==> flow/design.v <==
module alu(alu_out, multiply_top_in, divide_top_in, multiplicand_or_divider_in, sel);  
    input [64:0] multiply_top_in;  
    input [64:0] divide_top_in;  
    input [64:0] multiplicand_or_divider_in;  
    input sel;  
    output [64:0] alu_out;  
    wire [64:0] sum;  
    wire [64:0] diff;  
    assign sum = multiplicand_or_divider_in + multiply_top_in;
    assign diff = divide_top_in - multiplicand_or_divider_in;
    assign alu_out = sel ? sum : diff;
endmodule
module control(clk, reset, start, m_d, data_in, alu_sel, ready, wr, initial_wr, sh_right, sh_left);  
    input clk, reset, start, m_d;  
    input [1:0] data_in;  
    output ready, wr, initial_wr, sh_right, sh_left, alu_sel;  
    wire ready_check;
    wire wr_check;
    wire initial_wr_check;
    wire sh_right_check;
    wire sh_left_check;
    wire mul_wr;
    wire div_wr;
    reg [1:0] state;
    reg [9:0] counter;
    always @(posedge clk) begin
        if (reset) begin  
            state <= 2'd0;
            counter <= 10'd0;
        end
        else begin  
            case (state)  
                2'b00: begin  
                    if (start == 1) state <= 2'b01;  
                end
                2'b01: begin  
                    counter <= 0;  
                    state <= 2'b10;  
                end
                2'b10: begin  
                    if (counter == 63) state <= 2'b00;  
                    counter <= counter + 1;  
                end
            endcase
        end
    end
    assign alu_sel = m_d;  
    assign mul_wr = data_in[0] && m_d;  
    assign div_wr = !(data_in[1] || m_d);  
    assign wr_check = (state == 2'b10) && (mul_wr || div_wr);  
    assign wr = wr_check ? 1 : 0;  
    assign initial_wr_check = (state == 2'b01);  
    assign initial_wr = initial_wr_check ? 1 : 0;  
    assign sh_right_check = (state == 2'b10) && m_d;  
    assign sh_right = sh_right_check ? 1 : 0;  
    assign sh_left_check = (state == 2'b10) && (!m_d);  
    assign sh_left = sh_left_check ? 1 : 0;  
    assign ready_check = (state == 2'b00);  
    assign ready = ready_check ? 1 : 0;  
endmodule
module multiplicand_n_divider_register(clk, reset, data_in, data_out);
    input [63:0] data_in;  
    input clk, reset;  
    output [63:0] data_out;  
    reg [63:0] mul_div_reg;  
    always @(posedge clk) begin
        if (reset)  
            mul_div_reg <= 64'd0;  
        else 
            mul_div_reg <= data_in;  
    end
    assign data_out = mul_div_reg;
endmodule
module result_register(clk, reset, data_in, wr, initial_data_in, initial_wr, sh_right, sh_left, result);
    input [64:0] data_in;  
    input [63:0] initial_data_in;  
    input clk, reset, wr, initial_wr, sh_right, sh_left;  
    output [128:0] result;  
    reg [128:0] result_reg;  
    always @(posedge clk) begin
        if (reset)  
            result_reg <= 129'd0;  
        else begin
            if (initial_wr == 1)  
                result_reg <= {65'd0, initial_data_in};  
            else begin
                if (wr && sh_right)  
                    result_reg <= {1'd0, data_in, result_reg[63:1]}; 
                else if (wr && sh_left)  
                    result_reg <= {data_in, result_reg[62:0], 1'b1};
                else if (sh_right)  
                    result_reg <= {1'd0, result_reg[128:1]};
                else if (sh_left)  
                    result_reg <= {result_reg[127:0], 1'b0};
            end
        end
    end
    assign result = result_reg;
endmodule
module multiply_n_divide_top(clk, reset, a_in, b_in, m_d, start, result, ready);
    input [63:0] a_in, b_in;  
    input clk, reset, start, m_d;  
    output ready;  
    output [128:0] result;  
    wire [63:0] mul_div_reg_out;  
    wire [64:0] alu_out;  
    wire [128:0] res_reg_out;  
    wire control_wr;  
    wire control_initial_wr;  
    wire control_sh_right;  
    wire control_alu_sel;  
    wire control_sh_left;  
    multiplicand_n_divider_register mndr1(
        .clk(clk),
        .reset(reset),
        .data_in(b_in),
        .data_out(mul_div_reg_out)
    );
    alu alu1(
        .multiply_top_in(res_reg_out[128:64]),
        .divide_top_in(res_reg_out[127:63]),
        .multiplicand_or_divider_in({1'b0,mul_div_reg_out}),
        .sel(control_alu_sel),
        .alu_out(alu_out)
    );
    result_register resr1(
        .clk(clk),
        .reset(reset),
        .data_in(alu_out),
        .wr(control_wr),
        .initial_data_in(a_in),
        .initial_wr(control_initial_wr),
        .sh_right(control_sh_right),
        .sh_left(control_sh_left),
        .result(res_reg_out)
    );
    control cu1(
        .clk(clk),
        .reset(reset),
        .start(start),
        .m_d(m_d),
        .data_in({alu_out[64], res_reg_out[0]}),
        .alu_sel(control_alu_sel),
        .ready(ready),
        .wr(control_wr),
        .initial_wr(control_initial_wr),
        .sh_right(control_sh_right),
        .sh_left(control_sh_left)
    );
    assign result = res_reg_out;
endmodule
## From RTL to reports: multiply_n_divide_top

What the tools print for multiply_n_divide_top, step after step.
Lines are those of the file above, counted from 1.
Cell names lack the library's common part.
The mark -- stands for no value.

| set-up | value |
|---|---|
| design top | multiply_n_divide_top |
| clock port | clk |
| cell library | sky130hd |
| corner | tt_025C_1v80 |

## Word level

Counts by Yosys on the flattened word-level netlist (proc, flatten, opt, wreduce; memories kept). Register bits leave out memories and registers merged into their read ports (data or address). Print and check cells are left out. Cells with the same type and inputs are merged into one.

| bit counts | value |
|---|---|
| bits in registers | 205 |
| bits in latches | 0 |
| RAM bits | 0 |
| memory bits (read-only) | 0 |
| clocked read ports x word width | 0 |
| memories | 0 |
| input bits | 132 |
| output and inout port bits | 130 |
| word-level cells | 48 |

| operators by class | value |
|---|---|
| $add $sub $neg | 3 |
| $mul | 0 |
| div/mod/pow operators | 0 |
| magnitude comparators | 0 |
| equality and inequality tests | 5 |
| shift operators | 0 |
| muxes and demuxes | 15 |
| bitwise operators | 0 |
| reductions and logical operators | 19 |

Operator list:

| kind | number |
|---|---|
| two-way mux 129 bit | 3 |
| two-way mux 128 bit | 1 |
| adder 64 x 65 -> 65 bit | 1 |
| subtractor 65 x 64 -> 65 bit | 1 |
| two-way mux 65 bit | 1 |
| two-way mux 64 bit | 1 |
| parallel mux 10 bit (select 2 bit) | 1 |
| adder 10 x 1 -> 10 bit with constant B | 1 |
| equality test 10 x 6 -> 1 bit with constant B | 1 |
| logical AND 1 bit | 6 |
| nonzero test 3 bit | 2 |
| parallel mux 2 bit (select 3 bit) | 1 |
| nonzero test 5 bit | 1 |
| two-way mux 1 bit | 5 |
| nonzero test 4 bit | 1 |
| two-way mux 2 bit | 2 |
| AND reduction 3 bit | 1 |
| OR reduction 3 bit | 1 |
| logical OR 1 bit | 2 |
| zero test 1 bit | 2 |
| equality test 2 x 1 -> 1 bit with constant B | 1 |
| inequality test 2 x 1 -> 1 bit with constant B | 1 |
| equality test 2 bit with constant B | 1 |
| inequality test 2 bit with constant B | 1 |
| zero test 2 bit | 1 |
| nonzero test 2 bit | 1 |
| OR reduction 2 bit | 1 |

## Depth

Longest topological path by Yosys (ltp), each cell counted once; first at word level (registers and memories cut), then after technology mapping (sequential cells cut; the memories' decode and read muxes count).

| depth | value |
|---|---|
| depth after elaboration | 11 |
| ABC_AREA | 1 |
| depth in mapped cells | 23 |
| mapped depth without buffers | 21 |

## Synthesis result

Source: synth_stat.txt of the flow (Yosys; design flattened, memories mapped). It holds for the ABC_AREA given above (unset counts as 0); a run with the other value may have another netlist.

Cells by type:

| type | number |
|---|---|
| nand2_1 | 1,453 |
| dfxtp_1 | 206 |
| inv_1 | 768 |
| ha_1 | 129 |
| nor2_1 | 390 |
| a21oi_1 | 273 |
| o21ai_0 | 246 |
| nand3_1 | 231 |
| a31oi_1 | 61 |
| clkbuf_1 | 96 |
| nor3_1 | 38 |
| o21bai_1 | 25 |
| o211ai_1 | 23 |
| nand4_1 | 23 |
| nand3b_1 | 18 |
| xor2_1 | 11 |
| o221ai_1 | 8 |
| o21ai_1 | 12 |

Other cell types: 26; their cells: 79.

| synthesis totals | value |
|---|---|
| standard cells after synthesis | 4,090 |
| cell area after synthesis | 0.0216483 mm² |
| area of sequential cells | 0.004124 mm² |
| mapped flip-flops | 206 |
| buffer cells | 115 |

## Path before layout

Source: OpenSTA report_checks on the synthesized netlist (no wires, ideal clock, input and output delay 20% of the period each), path of least setup slack; recovery checks are left aside. Register names are those of the netlist, which keeps one name where synthesis merged equal registers.

| path after synthesis | value |
|---|---|
| kind | register -> register |
| start | register resr1.result_reg[63] |
| end | register resr1.result_reg[108] |
| period | 4.5 ns |
| library setup time | 0.117 ns |
| time at the first pin | 0.000 ns |
| arrival time | 2.496 ns |
| path slack | 1.887 ns |
| delay of the path | 2.613 ns |
| stages | 24 |
| path buffers | 2 |
| synthesis period reached | 2.613 ns |

"delay of the path" is the arrival time less input delay plus setup time.
"stages" counts driving pins, that of a launching flip-flop among them; a cell with two outputs on the path counts twice.
"synthesis period reached" = period - worst setup slack (recovery checks aside). The figure is calculated, with input and output delays left at 20% of the set period.
Between the ends stands the longest chain of elaborated cells between them, by number of cells; it is not shown to be the way that was timed. Of several equally long chains one is given.
A line is the first line of the expression or statement that the cell stems from. Yosys adds cells for indexed reads and writes and turns some case tables into memories.
A register here has more assigning lines than the two given.

| between the ends, after synthesis | value |
|---|---|
| path through | dfxtp_1 > inv_1 > ha_1 > fa_1 > inv_1 > nand2_1 > nand2_1 > nand3b_1 > nand2_1 > nand2_1 > nand2_2 > nand2_1 > nand2_1 > nand2_1 > nand2_1 > nand2_1 > nand3_2 > nand2_2 > buf_6 > buf_6 > nand2_1 > nand2_1 > nor2_1 > nor2_1 |
| length of the longest elaborated chain | 10 |
| elaborated cells between the ends (all ways) | 12 |
| source lines of those cells | 7 |

RTL lines, path after synthesis:

| item | RTL line | RTL |
|---|---|---|
| start, declared | 79 | `reg [128:0] result_reg;` |
| start, assigned | 85 | `result_reg <= {65'd0, initial_data_in};` |
| start, assigned | 88 | `result_reg <= {1'd0, data_in, result_reg[63:1]};` |
| subtractor 65 x 64 -> 65 bit | 10 | `assign diff = divide_top_in - multiplicand_or_divider_in;` |
| two-way mux 65 bit | 11 | `assign alu_out = sel ? sum : diff;` |
| logical OR 1 bit | 49 | `assign div_wr = !(data_in[1] \|\| m_d);` |
| zero test 1 bit | 49 |  |
| logical OR 1 bit | 50 | `assign wr_check = (state == 2'b10) && (mul_wr \|\| div_wr);` |
| logical AND 1 bit | 50 |  |
| two-way mux 1 bit | 51 | `assign wr = wr_check ? 1 : 0;` |
| logical AND 1 bit | 89 | `else if (wr && sh_left)` |
| two-way mux 129 bit | 89 |  |
| two-way mux 128 bit | 87 | `if (wr && sh_right)` |
| end, assigned | 85 |  |
| end, assigned | 88 |  |
| end, declared | 79 |  |

## Worst path after layout

Path of least setup slack in the final report of entry A (OpenROAD, finished layout, wires in). Where an end is a register, its clock arrival counts in the times.

| path post-layout | value |
|---|---|
| kind | register -> register |
| start | register resr1.result_reg[63] |
| end | register resr1.result_reg[91] |
| period | 4.5 ns |
| library setup time | 0.11 ns |
| time at the first pin | 0.58 ns |
| arrival time | 4.13 ns |
| path slack | 0.82 ns |
| stages | 22 |
| path buffers | 0 |

Between the ends stands the longest chain of elaborated cells between them, by number of cells; it is not shown to be the way that was timed. Of several equally long chains one is given.
A register here has more assigning lines than the two given.

| between the ends, post-layout | value |
|---|---|
| path through | dfxtp_1 > inv_1 > ha_1 > fa_1 > inv_1 > nand2_1 > nand2_1 > nand3b_1 > nand2_1 > nand2_1 > nand2_2 > nand2_1 > nand2_1 > nand2_1 > nand2_1 > nand2_1 > nand3_2 > nand2_2 > inv_2 > a21oi_1 > nor2_1 > nor2_1 |
| length of the longest elaborated chain | 10 |
| elaborated cells between the ends (all ways) | 12 |
| source lines of those cells | 7 |

RTL lines, path post-layout:

| item | RTL line | RTL |
|---|---|---|
| start, declared | 79 | `reg [128:0] result_reg;` |
| start, assigned | 85 | `result_reg <= {65'd0, initial_data_in};` |
| start, assigned | 88 | `result_reg <= {1'd0, data_in, result_reg[63:1]};` |
| subtractor 65 x 64 -> 65 bit | 10 | `assign diff = divide_top_in - multiplicand_or_divider_in;` |
| two-way mux 65 bit | 11 | `assign alu_out = sel ? sum : diff;` |
| logical OR 1 bit | 49 | `assign div_wr = !(data_in[1] \|\| m_d);` |
| zero test 1 bit | 49 |  |
| logical OR 1 bit | 50 | `assign wr_check = (state == 2'b10) && (mul_wr \|\| div_wr);` |
| logical AND 1 bit | 50 |  |
| two-way mux 1 bit | 51 | `assign wr = wr_check ? 1 : 0;` |
| logical AND 1 bit | 89 | `else if (wr && sh_left)` |
| two-way mux 129 bit | 89 |  |
| two-way mux 128 bit | 87 | `if (wr && sh_right)` |
| end, assigned | 85 |  |
| end, assigned | 88 |  |
| end, declared | 79 |  |

Add stored flow runs of multiply_n_divide_top

Module multiply_n_divide_top, platform sky130hd: 5 stored runs of the flow (Yosys, OpenROAD) with differing settings, in no particular order. Input and output delays are each 20% of the period that was set; the output load is 0.01 pF.
"total power of the final layout": no workload was simulated; the value follows from the tool's default switching activity.
Among the settings, . means not set for that run.
Results: . = not shown.

| run name | ABC_AREA | CORE_MARGIN | CORE_UTILIZATION | HOLD_SLACK_MARGIN | MAX_ROUTING_LAYER | TNS_END_PERCENT | period_ns | CAP_MARGIN | SLEW_MARGIN | CELL_PAD_IN_SITES_DETAIL_PLACEMENT | CELL_PAD_IN_SITES_GLOBAL_PLACEMENT | PLACE_DENSITY_LB_ADDON | SETUP_SLACK_MARGIN | final worst hold slack (ns) | setup slack of the worst path (ns) | chip area in the Yosys report (mm²) | total die area (mm²) | standard-cell area of the final layout (mm²) | total power of the final layout (µW) |
|---|---|---|---|---|---|---|---|---|---|---|---|---|---|---|---|---|---|---|---|
| entry A | 1 | 10 | 40 | 0.26 | met4 | 45 | 4.5 | 20 | 20 | . | . | . | . | 0.453 | 0.820 | 0.0216483 | 0.063827 | 0.025811 | 6,787 |
| entry B | . | 2 | 38 | . | . | . | 4.16 | 20 | 20 | . | . | . | . | 0.447 | 0.225 | 0.0174855 | 0.0477466 | 0.0217058 | 7,009 |
| entry C | 1 | 6 | 40 | . | . | 10 | 7.02 | 20 | 15 | 1 | 2 | 0.14 | 0.57 | . | . | . | . | . | . |
| entry D | 1 | 2 | 40 | 0.04 | . | 10 | 7.02 | 20 | 15 | 1 | . | 0.14 | 0.57 | 0.477 | 3.086 | 0.0216483 | 0.0559985 | 0.0257147 | 4,396 |
| entry E | 1 | 2 | 40 | . | . | 10 | 7.02 | 20 | 20 | 1 | . | 0.14 | . | 0.477 | 3.086 | 0.0216483 | 0.0559985 | 0.0257147 | 4,396 |

Entry C: did not finish, placement stopped with FLW-0024
